==> flow/design.v <==
    localparam ADD     = 4'b0000;
    localparam SUB     = 4'b0001;
    localparam OR      = 4'b0010;
    localparam AND     = 4'b0011;
    localparam XOR     = 4'b0100;
    localparam NOT     = 4'b0101;
    localparam READ    = 4'b0110;
    localparam WRITE   = 4'b0111;
    localparam LOAD    = 4'b1000;
    localparam CMP     = 4'b1001;
    localparam SHIFT   = 4'b1010;
    localparam JMP     = 4'b1011;
    localparam JMPC    = 4'b1100;
    localparam SPECIAL = 4'b1101;
    localparam STACK   = 4'b1110;
    localparam MEM_NOP   = 2'b00;
    localparam MEM_READ  = 2'b01;
    localparam MEM_WRITE = 2'b10;
    localparam CMP_EQ_BIT       = 0;
    localparam CMP_RA_GT_RB_BIT = 1;
    localparam CMP_RB_GT_RA_BIT = 2;
    localparam CMP_RA_ZERO_BIT  = 3;
    localparam CMP_RB_ZERO_BIT  = 4;
    localparam CMP_CODE_EQ       = 3'b000;
    localparam CMP_CODE_RA_GT_RB = 3'b001;
    localparam CMP_CODE_RB_GT_RA = 3'b010;
    localparam CMP_CODE_RA_ZERO  = 3'b011;
    localparam CMP_CODE_RB_ZERO  = 3'b100;
    localparam FETCH         = 10'b0000000001;
    localparam DECODE        = 10'b0000000010;
    localparam REG_READ      = 10'b0000000100;
    localparam EXEC          = 10'b0000001000;
    localparam STORE         = 10'b0000010000;
    localparam REG_WRITE     = 10'b0000100000;
    localparam FETCH_IRQ_NUM = 10'b0001000000;
    localparam SAVE_PC       = 10'b0010000000;
    localparam ENTER_ISR     = 10'b0100000000;
    localparam DECREMENT_SP  = 10'b1000000000;
    localparam RAM_SIZE  = 16'h8000;
    localparam APP       = 16'h0064;
    localparam TIMER1_COUNT         = RAM_SIZE - 10;
    localparam TIMER_ENABLE         = RAM_SIZE - 9;
    localparam UART_1_RW            = RAM_SIZE - 2;
    localparam UART_1_RX_DATA_READY = RAM_SIZE - 1;
    localparam UART_1_TX_READY      = RAM_SIZE;
module alu(input wire I_clk,
    input wire I_reset,
    input wire I_enable,
    input wire[3:0] I_opcode,
    input wire I_opcode_mode,
    input wire[7:0] I_immediate,
    input wire[15:0] I_pc,
    input wire[15:0] I_rA,
    input wire[15:0] I_rB,
    input wire[2:0] I_compare_code,
    input wire I_irq_active,
    output reg[15:0] O_out,
    output reg O_write_rD,
    output reg O_write_pc,
    output reg O_irq_enable,
    output reg[1:0] O_memory_size,
    output reg[1:0] O_memory_mode);
     localparam ADD     = 4'b0000;
    localparam SUB     = 4'b0001;
    localparam OR      = 4'b0010;
    localparam AND     = 4'b0011;
    localparam XOR     = 4'b0100;
    localparam NOT     = 4'b0101;
    localparam READ    = 4'b0110;
    localparam WRITE   = 4'b0111;
    localparam LOAD    = 4'b1000;
    localparam CMP     = 4'b1001;
    localparam SHIFT   = 4'b1010;
    localparam JMP     = 4'b1011;
    localparam JMPC    = 4'b1100;
    localparam SPECIAL = 4'b1101;
    localparam STACK   = 4'b1110;
     localparam MEM_NOP   = 2'b00;
    localparam MEM_READ  = 2'b01;
    localparam MEM_WRITE = 2'b10;
     localparam CMP_EQ_BIT       = 0;
    localparam CMP_RA_GT_RB_BIT = 1;
    localparam CMP_RB_GT_RA_BIT = 2;
    localparam CMP_RA_ZERO_BIT  = 3;
    localparam CMP_RB_ZERO_BIT  = 4;
    localparam CMP_CODE_EQ       = 3'b000;
    localparam CMP_CODE_RA_GT_RB = 3'b001;
    localparam CMP_CODE_RB_GT_RA = 3'b010;
    localparam CMP_CODE_RA_ZERO  = 3'b011;
    localparam CMP_CODE_RB_ZERO  = 3'b100;
localparam OPCODE_MODE_SIGNED = 1'b0;
localparam OPCODE_MODE_UNSIGNED = 1'b1;
localparam OPCODE_MODE_HI = 1'b1;
localparam OPCODE_MODE_LO = 1'b0;
localparam OPCODE_MODE_IMMEDIATE = 1'b1;
reg irq_recover;
always @(posedge I_clk)
begin: ALU
    if (I_reset) begin
        O_irq_enable <= 0;
        irq_recover <= 0;
    end
    else begin
    if (I_enable == 1) begin
        if (I_opcode == ADD)
        begin
            if (I_opcode_mode == OPCODE_MODE_SIGNED)
            begin
                if (I_immediate[0] == 1) begin
                    O_out <= $signed(I_rA) + $signed({{12{I_immediate[4]}}, I_immediate[4:1]});
                end
                else begin
                    O_out <= $signed(I_rA) + $signed(I_rB);
                end
            end
            else begin
                if (I_immediate[0] == 1) begin
                    O_out <= $unsigned(I_rA) + $unsigned({12'b0, I_immediate[4:1]});
                end
                else begin
                    O_out <= $unsigned(I_rA) + $unsigned(I_rB);
                end
            end
            O_write_pc <= 0;
            O_write_rD <= 1;
            O_memory_mode <= MEM_NOP;
            O_memory_size <= 1;
        end
        else if (I_opcode == SUB)
        begin
            if (I_opcode_mode == OPCODE_MODE_SIGNED)
            begin
                if (I_immediate[0] == 1) begin
                    O_out <= $signed(I_rA) - $signed({{12{I_immediate[4]}}, I_immediate[4:1]});
                end
                else begin
                    O_out <= $signed(I_rA) - $signed(I_rB);
                end
            end
            else begin
                if (I_immediate[0] == 1) begin
                    O_out <= $unsigned(I_rA) - $signed({12'b0, I_immediate[4:1]});
                end
                else begin
                    O_out <= $unsigned(I_rA) - $unsigned(I_rB);
                end
            end
            O_write_pc <= 0;
            O_write_rD <= 1;
            O_memory_mode <= MEM_NOP;
            O_memory_size <= 1;
        end
        else if (I_opcode == OR)
        begin
            if (I_opcode_mode == OPCODE_MODE_IMMEDIATE) begin
                O_out <= I_rA | {11'b0, I_immediate[4:0]};
            end 
            else begin 
                O_out <= I_rA | I_rB;
            end
            O_write_pc <= 0;
            O_write_rD <= 1;
            O_memory_mode <= MEM_NOP;
            O_memory_size <= 1;
        end
        else if (I_opcode == AND)
        begin
            if (I_opcode_mode == OPCODE_MODE_IMMEDIATE) begin
                O_out <= I_rA & {11'b0, I_immediate[4:0]};
            end 
            else begin 
                O_out <= I_rA & I_rB;
            end
            O_write_pc <= 0;
            O_write_rD <= 1;
            O_memory_mode <= MEM_NOP;
            O_memory_size <= 1;
        end
        else if (I_opcode == XOR)
        begin
            if (I_opcode_mode == OPCODE_MODE_IMMEDIATE) begin
                O_out <= I_rA ^ {11'b0, I_immediate[4:0]};
            end 
            else begin 
                O_out <= I_rA ^ I_rB;
            end
            O_write_pc <= 0;
            O_write_rD <= 1;
            O_memory_mode <= MEM_NOP;
            O_memory_size <= 1;
        end
        else if (I_opcode == NOT)
        begin
            O_out <= ~I_rA;
            O_write_pc <= 0;
            O_write_rD <= 1;
            O_memory_mode <= MEM_NOP;
            O_memory_size <= 1;
        end
        else if (I_opcode == READ)
        begin
            O_out <= $signed(I_rA) + $signed({{11{I_immediate[4]}}, I_immediate[4:0]});
            O_write_pc <= 0;
            O_write_rD <= 1;
            O_memory_mode <= MEM_READ;
            O_memory_size <= I_opcode_mode == 1 ? 2 : 1;
        end
        else if (I_opcode == WRITE)
        begin
            O_out <= $signed(I_rA) + $signed({{11{I_immediate[4]}}, I_immediate[4:0]});
            O_write_pc <= 0;
            O_write_rD <= 0;
            O_memory_mode <= MEM_WRITE;
            O_memory_size <= I_opcode_mode == 1 ? 2 : 1;
        end
        else if (I_opcode == LOAD)
        begin
            if (I_opcode_mode == OPCODE_MODE_HI)
            begin
                O_out[15:8] <= I_immediate;
                O_out[7:0] <= 0;
            end
            else begin
                O_out[15:8] <= 0;
                O_out[7:0] <= I_immediate;
            end
            O_write_pc <= 0;
            O_write_rD <= 1;
            O_memory_mode <= MEM_NOP;
            O_memory_size <= 1;
        end
        else if (I_opcode == CMP)
        begin
            if (I_opcode_mode == OPCODE_MODE_SIGNED)
            begin
                O_out[CMP_RB_GT_RA_BIT] <= $signed(I_rA) < $signed(I_rB) ? 1 : 0;
                O_out[CMP_RA_GT_RB_BIT] <= $signed(I_rA) > $signed(I_rB) ? 1 : 0;
                O_out[CMP_EQ_BIT]       <= $signed(I_rA) == $signed(I_rB) ? 1 : 0;
                O_out[CMP_RA_ZERO_BIT]  <= $signed(I_rA) == 0 ? 1 : 0;
                O_out[CMP_RB_ZERO_BIT]  <= $signed(I_rB) == 0 ? 1 : 0;
            end
            else
            begin
                O_out[CMP_RB_GT_RA_BIT] <= $unsigned(I_rA) < $unsigned(I_rB) ? 1 : 0;
                O_out[CMP_RA_GT_RB_BIT] <= $unsigned(I_rA) > $unsigned(I_rB) ? 1 : 0;
                O_out[CMP_EQ_BIT]       <= $unsigned(I_rA) == $unsigned(I_rB) ? 1 : 0;
                O_out[CMP_RA_ZERO_BIT]  <= $unsigned(I_rA) == 0 ? 1 : 0;
                O_out[CMP_RB_ZERO_BIT]  <= $unsigned(I_rB) == 0 ? 1 : 0;
            end
            O_out[15:5] <= 0;
            O_write_pc <= 0;
            O_write_rD <= 1;
            O_memory_mode <= MEM_NOP;
            O_memory_size <= 1;
        end
        else if (I_opcode == SHIFT)
        begin
            if (I_opcode_mode == 1) begin
                O_out <= I_rA >> $unsigned(I_immediate);
            end
            else begin
                O_out <= I_rA << $unsigned(I_immediate);
            end
            O_write_pc <= 0;
            O_write_rD <= 1;
            O_memory_mode <= MEM_NOP;
            O_memory_size <= 1;
        end
        else if (I_opcode == JMP)
        begin
            if (I_opcode_mode == 0) begin
                O_out <= $signed(I_pc) + $signed({{8{I_immediate[7]}}, I_immediate});
            end
            else begin
                O_out <= I_rA;
            end
            O_write_pc <= 1;
            O_write_rD <= 0;
            O_memory_mode <= MEM_NOP;
            O_memory_size <= 1;
        end
        else if (I_opcode == JMPC)
        begin
            if (I_opcode_mode == 1) begin
                O_out <= $signed(I_pc) + $signed({{8{I_immediate[4]}}, I_immediate});
            end
            else begin
                O_out <= I_rB;
            end
            O_memory_mode <= MEM_NOP;
            O_memory_size <= 1;
            O_write_rD <= 0;
            if (I_compare_code == CMP_CODE_EQ)
            begin
                O_write_pc <= I_rA[CMP_EQ_BIT] == 1 ? 1 : 0;
            end
            else if(I_compare_code == CMP_CODE_RA_GT_RB)
            begin
                O_write_pc <= I_rA[CMP_RA_GT_RB_BIT] == 1 ? 1 : 0;
            end
            else if(I_compare_code == CMP_CODE_RB_GT_RA)
            begin
                O_write_pc <= I_rA[CMP_RB_GT_RA_BIT] == 1 ? 1 : 0;
            end
            else if(I_compare_code == CMP_CODE_RA_ZERO)
            begin
                O_write_pc <= I_rA[CMP_RA_ZERO_BIT] == 1 ? 1 : 0;
            end
            else if(I_compare_code == CMP_CODE_RB_ZERO)
            begin
                O_write_pc <= I_rA[CMP_RB_ZERO_BIT] == 1 ? 1 : 0;
            end
        end
        else if(I_opcode == SPECIAL)
        begin
            if (I_immediate[2:0] == 3'b000) begin 
                O_out <= I_pc;
                O_memory_mode <= MEM_NOP;
                O_write_rD <= 1;
                O_write_pc <= 0;
                O_memory_size <= 1;
            end
            else if (I_immediate[2:0] == 3'b001) begin 
                O_out <= I_pc;
                O_memory_mode <= MEM_NOP;
                O_write_rD <= 0;
                O_write_pc <= 0;
                O_memory_size <= 1;
                O_irq_enable <= 1;
                irq_recover <= 1;
            end
            else if (I_immediate[2:0] == 3'b010) begin 
                O_out <= I_pc;
                O_memory_mode <= MEM_NOP;
                O_write_rD <= 0;
                O_write_pc <= 0;
                O_memory_size <= 1;
                O_irq_enable <= 0;
                irq_recover <= 0;
            end
            else if (I_immediate[2:0] == 3'b100) begin 
                O_out <= $signed(I_rA) + 2;
                O_memory_mode <= MEM_READ;
                O_write_rD <= 0;
                O_write_pc <= 1;
                O_memory_size <= 2;
                O_irq_enable <= irq_recover;
            end
        end
        else if(I_opcode == STACK)
        begin
            if (I_opcode_mode == 0) begin
                O_out <= $signed(I_rA) - 2;
                O_memory_mode <= MEM_WRITE;
                O_write_rD <= 1;
                O_write_pc <= 0;
                O_memory_size <= 2;
            end 
            else if (I_opcode_mode == 1) begin
                O_out <= $signed(I_rA) + 2;
                O_memory_mode <= MEM_READ;
                O_write_rD <= 1;
                O_write_pc <= 0;
                O_memory_size <= 2;
            end
        end
    end
    if (I_irq_active) begin
        O_irq_enable <= 0;
    end
    end
end
endmodule
module ctrl_unit(input wire I_clk, 
    input wire I_reset,
    /*verilator lint_off UNUSED*/
    input wire[15:0] I_instruction,
    input wire I_mem_ready,
    input wire I_data_ready,
    input wire I_irq_enabled,
    input wire I_irq_active,
    output reg O_irq_ack,
    output reg[9:0] O_state,
    output reg O_execute,
    output reg O_push_pc);
     localparam ADD     = 4'b0000;
    localparam SUB     = 4'b0001;
    localparam OR      = 4'b0010;
    localparam AND     = 4'b0011;
    localparam XOR     = 4'b0100;
    localparam NOT     = 4'b0101;
    localparam READ    = 4'b0110;
    localparam WRITE   = 4'b0111;
    localparam LOAD    = 4'b1000;
    localparam CMP     = 4'b1001;
    localparam SHIFT   = 4'b1010;
    localparam JMP     = 4'b1011;
    localparam JMPC    = 4'b1100;
    localparam SPECIAL = 4'b1101;
    localparam STACK   = 4'b1110;
     localparam FETCH         = 10'b0000000001;
    localparam DECODE        = 10'b0000000010;
    localparam REG_READ      = 10'b0000000100;
    localparam EXEC          = 10'b0000001000;
    localparam STORE         = 10'b0000010000;
    localparam REG_WRITE     = 10'b0000100000;
    localparam FETCH_IRQ_NUM = 10'b0001000000;
    localparam SAVE_PC       = 10'b0010000000;
    localparam ENTER_ISR     = 10'b0100000000;
    localparam DECREMENT_SP  = 10'b1000000000;
reg mem_wait, wait_irq_number, irq_save_pc;
reg[15:0] instr;
always @(posedge I_clk)
begin: CTRL_UNIT
    if (I_reset == 1) 
    begin
        mem_wait <= 0;
        O_state <= 1;
        O_execute <= 0;
        O_irq_ack <= 0;
        O_push_pc <= 0;
        wait_irq_number <= 0;
        irq_save_pc <= 0;
    end
    else if (O_state == FETCH)
    begin
        if (I_mem_ready == 1 && mem_wait == 0)
        begin
            O_execute <= 1;
            mem_wait <= 1;
        end
        else if (mem_wait == 1)
        begin
            O_execute <= 0;
            if (I_data_ready == 1)
            begin
                mem_wait <= 0;
                O_state <= DECODE;
            end
        end
    end
    else if (O_state == DECODE)
    begin
        O_state <= REG_READ;
        instr <= I_instruction;
    end
    else if (O_state == REG_READ)
    begin
        O_state <= EXEC;
    end
    else if (O_state == EXEC)
    begin
        if (instr[15:12] == WRITE || instr[15:12] == READ || (instr[15:12] == SPECIAL && instr[2:0] == 3'b100) || instr[15:12] == STACK)
        begin
            if (I_mem_ready == 1 && mem_wait == 0)
            begin
                O_execute <= 1;
                mem_wait <= 1;
            end
            O_state <= STORE; 
        end
        else 
        begin
            O_state <= REG_WRITE;
        end
    end
    else if (O_state == STORE)
    begin
        if (I_mem_ready == 1 && mem_wait == 0)
        begin
            O_execute <= 1;
            mem_wait <= 1;
        end
        else if (mem_wait == 1)
        begin
            O_execute <= 0;
            if (((instr[15:12] == WRITE || (instr[15:12] == STACK && instr[8] == 0)) && I_mem_ready == 1) 
                || ((instr[15:12] == READ || (instr[15:12] == SPECIAL && instr[2:0] == 3'b100) || (instr[15:12] == STACK && instr[8])) && I_data_ready == 1))
            begin
                mem_wait <= 0;
                O_state <= REG_WRITE;
            end
        end
    end
    else if (O_state == REG_WRITE)
    begin
        if ((instr[15:12] == STACK && instr[8]) || (instr[15:12] == SPECIAL && instr[2:0] == 3'b100)) begin
            O_state <= DECREMENT_SP;
        end
        else begin
if (I_irq_enabled && I_irq_active && irq_save_pc == 0) begin
                O_irq_ack <= 1;
                O_state <= FETCH_IRQ_NUM;
            end
            else if (irq_save_pc == 1) begin
                irq_save_pc <= 0;
                O_push_pc <= 0;
                O_state <= ENTER_ISR;
            end
            else begin
                O_state <= FETCH;
            end
        end
    end
    else if (O_state == FETCH_IRQ_NUM) begin
        O_irq_ack <= 0;
        if (wait_irq_number == 1) begin
            O_state <= SAVE_PC;
            wait_irq_number <= 0;
        end
        else begin
            wait_irq_number <= 1;
        end
    end
    else if (O_state == SAVE_PC) begin
        irq_save_pc <= 1;
        O_push_pc <= 1;
        O_irq_ack <= 0;
        O_state <= DECODE;
    end
    else if (O_state == ENTER_ISR) begin
        O_state <= FETCH;
    end
    else if (O_state == DECREMENT_SP) begin
        if (I_irq_enabled && I_irq_active && irq_save_pc == 0) begin
            O_irq_ack <= 1;
            O_state <= FETCH_IRQ_NUM;
        end
        else if (irq_save_pc == 1) begin
            irq_save_pc <= 0;
            O_push_pc <= 0;
            O_state <= ENTER_ISR;
        end
        else begin
            O_state <= FETCH;
        end
    end
end
endmodule
module decoder(input wire I_clk,
    input wire I_reset, 
    input wire I_enable,
    input wire[15:0] I_instruction,
    output reg [3:0] O_opcode,
    output reg[2:0] O_rD_select,
    output reg[1:0] O_rD_write_pos,
    output reg[2:0] O_rA_select,
    output reg[2:0] O_rB_select,
    output reg[7:0] O_immediate,
    output reg O_mode);
     localparam ADD     = 4'b0000;
    localparam SUB     = 4'b0001;
    localparam OR      = 4'b0010;
    localparam AND     = 4'b0011;
    localparam XOR     = 4'b0100;
    localparam NOT     = 4'b0101;
    localparam READ    = 4'b0110;
    localparam WRITE   = 4'b0111;
    localparam LOAD    = 4'b1000;
    localparam CMP     = 4'b1001;
    localparam SHIFT   = 4'b1010;
    localparam JMP     = 4'b1011;
    localparam JMPC    = 4'b1100;
    localparam SPECIAL = 4'b1101;
    localparam STACK   = 4'b1110;
always @(posedge I_clk)
begin: decoder
    if (I_enable == 1 && I_reset == 0)
    begin
        O_opcode    <= I_instruction[15:12];
        O_rD_select <= I_instruction[11:9];
        O_rA_select <= I_instruction[7:5];
        O_rB_select <= I_instruction[4:2];
        O_mode      <= I_instruction[8];
        if (I_instruction[15:12] == WRITE)
        begin
            O_immediate <= {{3{I_instruction[11]}}, I_instruction[11:9], I_instruction[1:0]}; 
            O_rD_write_pos <= 0;
        end
        else if(I_instruction[15:12] == LOAD || I_instruction[15:12] == JMP)
        begin
            O_immediate <= I_instruction[7:0];
            if (I_instruction[8] == 0) begin
                O_rD_write_pos <= 1;
            end
            else begin
                O_rD_write_pos <= 2;
            end
        end
        else begin
            O_immediate <= {{3{I_instruction[4]}}, I_instruction[4:0]};
            O_rD_write_pos <= 0;
        end
    end
end
endmodule
module mem_ctrl(input wire I_clk,
    input wire I_reset, 
    input wire I_exec,
    input wire I_write,
    input wire[1:0] I_size,
    input wire[15:0] I_addr, 
    input wire[15:0] I_data,
    input wire MEM_ready,
    input wire[15:0] MEM_data_in,
    input wire MEM_data_ready,
    output reg[15:0] O_data, 
    output reg O_data_ready,
    output reg O_ready,
    output reg MEM_exec,
    output reg MEM_write,
    output reg[15:0] MEM_addr,
    output reg[1:0] MEM_size,
    output reg[15:0] MEM_data_out);
reg[1:0] state;
always @(*)
begin
    MEM_addr = I_addr;
    MEM_write = I_write;
    MEM_size = I_size;
    MEM_data_out = I_data;
    O_data = MEM_data_in;
    if (state == 0)
    begin
        O_ready = MEM_ready && !I_exec;
    end
    else
    begin
        O_ready = 0;
    end
end
always @(posedge I_clk)
begin: MEM_CTRL
    if (I_reset == 1) begin
        state <= 0;
        MEM_exec <= 0;
        O_data_ready <= 0;
    end
    else begin
        if (state == 0 && I_exec == 1 && MEM_ready == 1) 
        begin
            O_data_ready <= 0;
            MEM_exec <= 1;
            if (I_write == 1) 
            begin
                state <= 2;
            end
            else
            begin
                state <= 1;
            end
        end
        else if (state == 1)
        begin
            MEM_exec <= 0;
            if (MEM_data_ready == 1)
            begin
                O_data_ready <= 1;
                state <= 2;  
            end
        end
        else if (state == 2)
        begin
            MEM_exec <= 0;
            O_data_ready <= 0;
            if (MEM_ready == 1)
            begin
                state <= 0;
            end
        end
    end
end
endmodule
module pc(input wire I_clk,
    input wire I_reset,
    input wire I_enable,
    input wire[15:0] I_in,
    input wire I_write,
    output reg[15:0] O_out);
always @(posedge I_clk)
begin: PC
    if (I_reset == 1) begin
        O_out <= 0;
    end
    else if (I_enable == 1)
    begin
        if (I_write == 1)
        begin
            O_out <= I_in;
        end
        else begin
            O_out <= O_out + 2;
        end
    end
end
endmodule
module register(input wire I_clk,
    input wire I_reset, 
    input wire I_enable,
    input wire[2:0] I_rD_select,
    input wire[2:0] I_rA_select,
    input wire[2:0] I_rB_select,
    input wire[15:0] I_rD_in,
    input wire I_rD_write,
    input wire[1:0] I_rD_write_pos,
    output reg[15:0] O_rA_out,
    output reg[15:0] O_rB_out);
reg[15:0] registers[0:7];
integer i;
always @(posedge I_clk)
begin: register
    if (I_reset) begin
        for (i=0; i < 8; i=i+1) begin
            registers[i] <= 0;
        end
    end
    else if (I_enable == 1)
    begin
        O_rA_out <= registers[I_rA_select];
        O_rB_out <= registers[I_rB_select];
        if (I_rD_write == 1)
        begin
            if (I_rD_write_pos == 0) begin
                registers[I_rD_select] <= I_rD_in;
            end
            else if (I_rD_write_pos == 1) begin
                registers[I_rD_select][7:0] <= I_rD_in[7:0];
            end
            else if(I_rD_write_pos == 2) begin
                registers[I_rD_select][15:8] <= I_rD_in[15:8];
            end
        end
    end
end
endmodule
module core(input wire I_clk, 
    input wire I_reset,
    input wire I_irq_active,
    input wire MEM_ready,
    input wire[15:0] MEM_data_in, 
    input wire MEM_data_ready,
    output reg O_irq_ack,
    output reg MEM_exec, 
    output reg MEM_write,
    output reg[1:0] MEM_size, 
    output reg[15:0] MEM_addr, 
    output reg[15:0] MEM_data_out);
     localparam ADD     = 4'b0000;
    localparam SUB     = 4'b0001;
    localparam OR      = 4'b0010;
    localparam AND     = 4'b0011;
    localparam XOR     = 4'b0100;
    localparam NOT     = 4'b0101;
    localparam READ    = 4'b0110;
    localparam WRITE   = 4'b0111;
    localparam LOAD    = 4'b1000;
    localparam CMP     = 4'b1001;
    localparam SHIFT   = 4'b1010;
    localparam JMP     = 4'b1011;
    localparam JMPC    = 4'b1100;
    localparam SPECIAL = 4'b1101;
    localparam STACK   = 4'b1110;
     localparam FETCH         = 10'b0000000001;
    localparam DECODE        = 10'b0000000010;
    localparam REG_READ      = 10'b0000000100;
    localparam EXEC          = 10'b0000001000;
    localparam STORE         = 10'b0000010000;
    localparam REG_WRITE     = 10'b0000100000;
    localparam FETCH_IRQ_NUM = 10'b0001000000;
    localparam SAVE_PC       = 10'b0010000000;
    localparam ENTER_ISR     = 10'b0100000000;
    localparam DECREMENT_SP  = 10'b1000000000;
     localparam MEM_NOP   = 2'b00;
    localparam MEM_READ  = 2'b01;
    localparam MEM_WRITE = 2'b10;
    localparam RAM_SIZE  = 16'h8000;
    localparam APP       = 16'h0064;
    localparam TIMER1_COUNT         = RAM_SIZE - 10;
    localparam TIMER_ENABLE         = RAM_SIZE - 9;
    localparam UART_1_RW            = RAM_SIZE - 2;
    localparam UART_1_RX_DATA_READY = RAM_SIZE - 1;
    localparam UART_1_TX_READY      = RAM_SIZE;
localparam PUSH_PC_INSTRUCTION = {STACK, 4'b1110, {3{1'b1}}, 5'b00001};
reg alu_enable, decoder_enable, register_enable, pc_enable, mem_enable;
wire push_pc;
reg write_rD, pc_write, mem_write;
wire alu_pc_write, mem_ready, mem_execute, mem_data_ready, alu_write_rD, mode, irq_ack, alu_irq_enable;
wire[1:0] rD_write_pos;
reg[1:0] memory_mode, memory_size, alu_memory_size;
reg[2:0] reg_rD_select, rD_select, rA_select, rB_select;
reg[3:0] opcode;
reg[7:0] immediate;
reg[15:0] irq_number, pc_out, pc_in, rA_out, rB_out, alu_out, register_in, instruction, mem_addr, mem_data_in, mem_data_out;
/*verilator lint_off UNUSED*/
reg[9:0] state;
reg read_irq_number;
reg[15:0] instruction_q;
alu alu(.I_clk(I_clk),
    .I_reset(I_reset), 
    .I_enable(alu_enable),
    .I_opcode(opcode),
    .I_opcode_mode(mode),
    .I_immediate(immediate),
    .I_pc(pc_out),
    .I_rA(rA_out),
    .I_rB(rB_out),
    .I_compare_code(rD_select),
    .I_irq_active(irq_ack),
    .O_memory_mode(memory_mode),
    .O_memory_size(alu_memory_size),
    .O_out(alu_out),
    .O_write_rD(alu_write_rD),
    .O_write_pc(alu_pc_write),
    .O_irq_enable(alu_irq_enable));
ctrl_unit ctrl_unit(.I_clk(I_clk),
    .I_reset(I_reset),
    .I_irq_active(I_irq_active),
    .I_irq_enabled(alu_irq_enable), 
    .I_instruction(instruction),
    .I_mem_ready(mem_ready),
    .I_data_ready(mem_data_ready),
    .O_irq_ack(irq_ack),
    .O_state(state),
    .O_execute(mem_execute),
    .O_push_pc(push_pc));
decoder decoder(.I_clk(I_clk), 
    .I_reset(I_reset), 
    .I_enable(decoder_enable),
    .I_instruction(instruction),
    .O_opcode(opcode),
    .O_rD_select(rD_select),
    .O_rD_write_pos(rD_write_pos),
    .O_rA_select(rA_select),
    .O_rB_select(rB_select),
    .O_immediate(immediate),
    .O_mode(mode));
mem_ctrl mem_ctrl(.I_clk(I_clk), 
    .I_reset(I_reset), 
    .I_exec(mem_execute),
    .I_write(mem_write),
    .I_size(memory_size),
    .I_addr(mem_addr),
    .I_data(mem_data_in),
    .O_data(mem_data_out),
    .O_data_ready(mem_data_ready),
    .O_ready(mem_ready),
    .MEM_ready(MEM_ready),
    .MEM_exec(MEM_exec),
    .MEM_write(MEM_write),
    .MEM_size(MEM_size),
    .MEM_addr(MEM_addr),
    .MEM_data_out(MEM_data_out),
    .MEM_data_in(MEM_data_in),
    .MEM_data_ready(MEM_data_ready));
register register(.I_clk(I_clk), 
    .I_reset(I_reset), 
    .I_enable(register_enable),
    .I_rD_write(write_rD),
    .I_rD_select(reg_rD_select),
    .I_rD_write_pos(rD_write_pos),
    .I_rA_select(rA_select),
    .I_rB_select(rB_select),
    .O_rA_out(rA_out),
    .O_rB_out(rB_out),
    .I_rD_in(register_in));
pc pc(.I_clk(I_clk),
    .I_reset(I_reset), 
    .I_in(pc_in),
    .I_enable(pc_enable),
    .I_write(pc_write),
    .O_out(pc_out));
always @(posedge I_clk)
begin: INSTRUCTION_HOLD
    if (state == DECODE) begin
        instruction_q <= instruction;
    end
end
always @(posedge I_clk)
begin: IRQ_READ_NUMBER
    if (I_reset == 1) begin
        read_irq_number <= 0;
    end
    else if (irq_ack == 1) begin
        read_irq_number <= 1;
    end
    if (read_irq_number == 1) begin
        irq_number <= MEM_data_in;
        read_irq_number <= 0;
    end
end
always @(*)
begin
    begin
        if (state == DECODE) begin
            instruction = push_pc ? PUSH_PC_INSTRUCTION : MEM_data_in; 
        end
        else begin
            instruction = instruction_q;
        end
        decoder_enable = state == DECODE;
        register_enable = (state == REG_READ) || (state == REG_WRITE) || (state == DECREMENT_SP);
        alu_enable = state == EXEC;
        mem_enable = (state == STORE) || (state == SAVE_PC);
        pc_enable = (state == REG_WRITE) || (state == ENTER_ISR);
        mem_data_in = (opcode == STACK && instruction[0] == 1) ? pc_out : rB_out;
        write_rD = ((state == REG_WRITE) && alu_write_rD) || (state == DECREMENT_SP);
        memory_size = (state == FETCH) ? 2 : alu_memory_size;
        O_irq_ack = irq_ack;
        if (state != FETCH && ((opcode == SPECIAL && instruction[2:0] == 3'b100) || (opcode == STACK && instruction[8] == 1))) begin
            mem_addr = rA_out;
        end
        else begin
            mem_addr = mem_enable ? alu_out : pc_out;
        end
        if (state == DECREMENT_SP) begin
            reg_rD_select = rA_select;
        end
        else begin
            reg_rD_select = rD_select;
        end
        if (state == ENTER_ISR) begin
            pc_in = APP + irq_number * 2;
            pc_write = 1;
        end
        else if (instruction[15:12] == SPECIAL && instruction[2:0] == 3'b100) begin
            pc_in = mem_data_out;
            pc_write = 1;
        end
        else begin
            pc_in = alu_out;
            pc_write = alu_pc_write;
        end
        if (memory_mode == MEM_READ && state != DECREMENT_SP) begin
            register_in = mem_data_out;
        end
        else begin
            register_in = alu_out;
        end
        if (mem_enable && memory_mode == MEM_WRITE)
        begin
            mem_write = 1;
        end
        else begin
            mem_write = 0;
        end
    end
end
endmodule
Reports on core
Tool output for the design above, in the order of the flow.
Lines are those of the file above, counted from 1.
Not given: -

set-up
  design top = core
  clock port = I_clk
  cell library = sky130hd
  timing corner = tt_025C_1v80

Elaborated design
Yosys after proc, flatten, opt, wreduce and memory -nomap, before mapping. Memory bits, and registers merged into a memory's read port (data or address), are not among the register bits. Print and check cells are not counted.
Memory sizes are those after Yosys's memory passes, which may raise the word count (mostly to a power of two), join words into wider ones and drop unused or constant bits.

storage and ports
  elaborated cells = 673
  input port bits = 21
  bits in registers = 132
  output and inout port bits = 37
  memories = 1
  memory bits (writable) = 128

memory list
  memory              words  width  RTL line  source
  register.registers  8      16     708       reg[15:0] registers[0:7];

cells by class
  reduce/logical cells = 75
  magnitude comparators = 4
  muxes and demuxes = 436
  equal/unequal tests = 70
  $add $sub $neg = 15
  bitwise logic cells = 34
  shift operators = 2

operator list
  cell                                         count
  two-way mux 16 bit                           24
  two-way mux 8 bit                            37
  two-way mux 1 bit                            285
  two-way mux 10 bit                           19
  two-way mux 3 bit                            34
  two-way mux 2 bit                            35
  zero test 32 bit                             2
  == test 4 bit with constant B                12
  AND reduction 17 bit                         2
  adder 16 bit                                 2
  subtractor 16 bit                            2
  greater-than comparator 16 bit               2
  less-than comparator 16 bit                  2
  == test 16 bit                               2
  adder 16 x 4 -> 16 bit                       2
  subtractor 16 x 4 -> 16 bit                  2
  zero test 16 bit                             2
  == test 4 x 3 -> 1 bit with constant B       7
  NOT 1 bit                                    25
  logical AND 1 bit                            20
  != test 18 x 5 -> 1 bit with constant B      1
  != test 18 x 6 -> 1 bit with constant B      1
  bitwise AND 16 bit                           1
  OR 16 bit                                    1
  XOR 16 bit                                   1
  adder 16 x 2 -> 16 bit with constant B       1
  adder 16 x 3 -> 16 bit with constant B       1
  subtractor 16 x 3 -> 16 bit with constant B  1

Other operator kinds: 62; their cells: 110.

Logic depth
Longest topological path by Yosys (ltp), each cell counted once; first at word level (registers and memories cut), then after technology mapping (sequential cells cut; the memories' decode and read muxes count).

depth
  word-level depth = 19
  ABC_AREA = 0
  depth in mapped cells = 14
  gate-level depth less buffers = 13

After synthesis
The flow's flattened synthesis, as Yosys stat reports it; memories are mapped. The netlist is that of the ABC_AREA named above (0 if unset); the other value can give another one.
Totals and module areas in this step are rounded.

synthesis totals
  buffers = 192
  mapped area = 24250 µm²
  sequential area = 8138 µm²
  mapped flip-flops = 286
  mapped cells = 2697

cell types
  type                       count  total area (µm²)
  sky130_fd_sc_hd__edfxtp_1  241    7.24E+03
  sky130_fd_sc_hd__mux4_2    84     1.89E+03
  sky130_fd_sc_hd__ha_1      113    1.41E+03
  sky130_fd_sc_hd__nor2_1    325    1219.92
  sky130_fd_sc_hd__a21oi_1   190    950.912
  sky130_fd_sc_hd__nand2_1   248    930.893
  sky130_fd_sc_hd__dfxtp_1   45     900.864
  sky130_fd_sc_hd__xnor2_1   101    884.598
  sky130_fd_sc_hd__o21ai_0   173    865.83
  sky130_fd_sc_hd__mux2i_1   73     730.701
  sky130_fd_sc_hd__mux2_2    46     517.997
  sky130_fd_sc_hd__clkbuf_1  109    409.142
  sky130_fd_sc_hd__inv_1     102    382.867
  sky130_fd_sc_hd__nor3_1    76     380.365
  sky130_fd_sc_hd__a211oi_1  49     367.853
  sky130_fd_sc_hd__nand3_1   63     315.302
  sky130_fd_sc_hd__nand2b_1  37     231.472
  sky130_fd_sc_hd__a31oi_1   35     218.96

Other cell types: 71; their cells: 587.
By module: a second synthesis without flattening, with its own total; a netlist apart from the flattened one above.

second synthesis, totals
  cells (unflattened synthesis) = 2833
  area (unflattened synthesis) = 26540 µm²

Each row is one instance without its submodules.

modules
  module     cells  seq. area (µm²)  times used  area (µm²)
  alu        1635   700.7            1           11580
  register   477    4805             1           7994
  core       299    950.9            1           2978
  ctrl_unit  172    560.5            1           1524
  pc         126    320.3            1           1002
  decoder    50     720.7            1           870.8
  mem_ctrl   74     100.1            1           588.1

Worst setup path after synthesis
Path of least setup slack by OpenSTA after synthesis, without wires, with an ideal clock, recovery checks aside; 20% of the period is set as input and as output delay. Where synthesis merged equal registers, the netlist keeps one of their names.

timing post-synthesis
  path type = input to output
  start point = input MEM_data_in[1]
  end point = output MEM_addr[5]
  launch time at the first pin = 1.400 ns
  data arrival time = 2.817 ns
  data required time = 5.600 ns
  slack = 2.783 ns
  delay of the path = 1.417 ns
  clock period = 7.0 ns
  output delay = 1.400 ns
  external input delay = 1.400 ns
  stages on the path = 7
  buffers on the path = 1
  synthesis period reached = 4.217 ns

"delay of the path" is the arrival time less input delay plus setup time.
A path that ends at an output port has no setup time.
"stages on the path": output pins that drive a net of the path, with the launching flip-flop's if there is one; two outputs of one cell count as two.
"synthesis period reached" is the clock period less the worst setup slack; recovery checks do not enter. This is arithmetic on one report: input and output delays are still those of the set period (20% each).
The rows between start and end are the longest chain of elaborated cells between them; the timing report does not say that the signal goes this way. Where chains are equally long, one stands for them.
Each line given opens the expression or statement behind the cell; cells for indexed reads and writes are added by Yosys, which also makes memories of some case tables.

between the ends, post-synthesis
  cells stage by stage = sky130_fd_sc_hd__a22o_1 > sky130_fd_sc_hd__nor3_1 > sky130_fd_sc_hd__a22oi_1 > sky130_fd_sc_hd__nor3_1 > sky130_fd_sc_hd__clkbuf_1 > sky130_fd_sc_hd__nand2_1 > sky130_fd_sc_hd__o21ai_0
  length of the longest elaborated chain = 7
  elaborated cells between the ends (all ways) = 7
  classes of those cells = 1 x eq/ne; 3 x mux; 3 x reduce/logical

ends and longest elaborated chain, post-synthesis
  item                RTL line  source
  start, declared     740       input wire[15:0] MEM_data_in,
  two-way mux 16 bit  895       instruction = push_pc ? PUSH_PC_INSTRUCTION : MEM_data_in;
  two-way mux 16 bit  894       if (state == DECODE) begin
  == test 3 bit       909       if (state != FETCH && ((opcode == SPECIAL && instruction[2:0] == 3'b100) || (opcode == STACK && instruction[8] ...
  logical AND 1 bit   909
  logical OR 1 bit    909
  logical AND 1 bit   909
  two-way mux 16 bit  909
  end, declared       746       output reg[15:0] MEM_addr,

Path in the finished layout
Path of least setup slack in the final report of entry C (OpenROAD, finished layout, wires in). Where an end is a register, its clock arrival counts in the times.

timing after layout
  path type = register to output
  start point = register ctrl_unit.O_state
  end point = output MEM_addr[13]
  buffers on the path = 3
  clock period = 5.48 ns
  data required time = 4.38 ns
  launch time at the first pin = 0.59 ns
  slack = 0.27 ns
  data arrival time = 4.11 ns
  output delay = 1.10 ns
  stages on the path = 11

An end named without its bit number is one bit of that signal or, where synthesis recoded a state register, one of its new flip-flops.
A register here has more assigning lines than the two given.

between the ends, after layout
  cells stage by stage = sky130_fd_sc_hd__dfxtp_1 > sky130_fd_sc_hd__buf_4 > sky130_fd_sc_hd__nand2b_1 > sky130_fd_sc_hd__o22a_1 > sky130_fd_sc_hd__nor3_1 > sky130_fd_sc_hd__a22oi_1 > sky130_fd_sc_hd__nor3_2 > sky130_fd_sc_hd__buf_4 > sky130_fd_sc_hd__nand2_1 > sky130_fd_sc_hd__o21ai_0 > sky130_fd_sc_hd__clkdlybuf4s50_1

ends and longest elaborated chain, after layout
  item             RTL line  source
  start, declared  383       output reg[9:0] O_state,
  start, assigned  418       O_state <= 1;
  start, assigned  438       O_state <= DECODE;
  end, declared    746       output reg[15:0] MEM_addr,

Chain of elaborated cells between the ends: none given.
Some nets on the timed path still bear RTL names; the line given drives or declares the net.

nets with RTL names, path after layout
  signal                      RTL line  source
  ctrl_unit.I_instruction[0]  894       if (state == DECODE) begin

Measured results for core: 4 stored runs of the Yosys and OpenROAD flow on sky130hd. The settings differ; the order carries no meaning. The constraints put input and output delay at 20% of the set period each and load the outputs with 0.01 pF.
"reached clock period" = clock period - worst setup slack. The figure is calculated, with input and output delays left at 20% of the set period.
"critical path time" = time allowed to the worst setup path (clock period - input delay - output delay, where it has them) - its slack; a late launch clock adds to it, a late capture clock takes from it.
By "total power of the final layout" is meant OpenSTA's value without simulated activity: inputs other than the clock are taken to toggle once in ten clock periods, and the tool carries that through the logic.
Values from the reports are rounded here.
Settings: n/a = not set for that run.
Results: n/a = not shown.

item                                   entry A  entry B  entry C             entry D
CAP_MARGIN                             10       10       20                  5
CELL_PAD_IN_SITES_DETAIL_PLACEMENT     0        1        n/a                 n/a
CORE_ASPECT_RATIO                      0.58     0.58     n/a                 1.91
CORE_MARGIN                            5        2        2                   2
CORE_UTILIZATION                       25       25       64                  71
CTS_CLUSTER_DIAMETER                   158      380      n/a                 n/a
CTS_CLUSTER_SIZE                       93       93       n/a                 75
GPL_ROUTABILITY_DRIVEN                 0        n/a      n/a                 1
GPL_TIMING_DRIVEN                      1        1        n/a                 0
MAX_ROUTING_LAYER                      met4     met4     n/a                 met5
MIN_ROUTING_LAYER                      met2     met2     n/a                 met2
PLACE_DENSITY_LB_ADDON                 0.14     n/a      n/a                 0.11
SETUP_SLACK_MARGIN                     0.79     0.79     n/a                 1.16
period_ns                              6.04     8.12     5.48                4.61
SLEW_MARGIN                            20       20       20                  40
PLACE_DENSITY                          n/a      0.92     n/a                 n/a
ABC_AREA                               n/a      n/a      n/a                 1
CELL_PAD_IN_SITES_GLOBAL_PLACEMENT     n/a      n/a      n/a                 2
HOLD_SLACK_MARGIN                      n/a      n/a      n/a                 0.23
overall die area (µm²)                 n/a      n/a      39460               n/a
smallest hold slack (ns)               n/a      n/a      0.492               n/a
worst setup slack after layout (ns)    n/a      n/a      0.270               n/a
standard-cell area after layout (µm²)  n/a      n/a      26120               n/a
setup total negative slack (ns)        n/a      n/a      0.000               n/a
final design utilization               n/a      n/a      0.697               n/a
reached clock period (ns)              n/a      n/a      5.210               n/a
cell area after synthesis (µm²)        n/a      n/a      24250               n/a
critical path time (ns)                n/a      n/a      4.11                n/a
worst path kind                        n/a      n/a      register to output  n/a
total power of the final layout (mW)   n/a      n/a      4.582               n/a

Entry A: incomplete, routing halted on GRT-0116
Entry B: incomplete, routing halted on GRT-0116
Entry D: incomplete, placement halted on FLW-0024
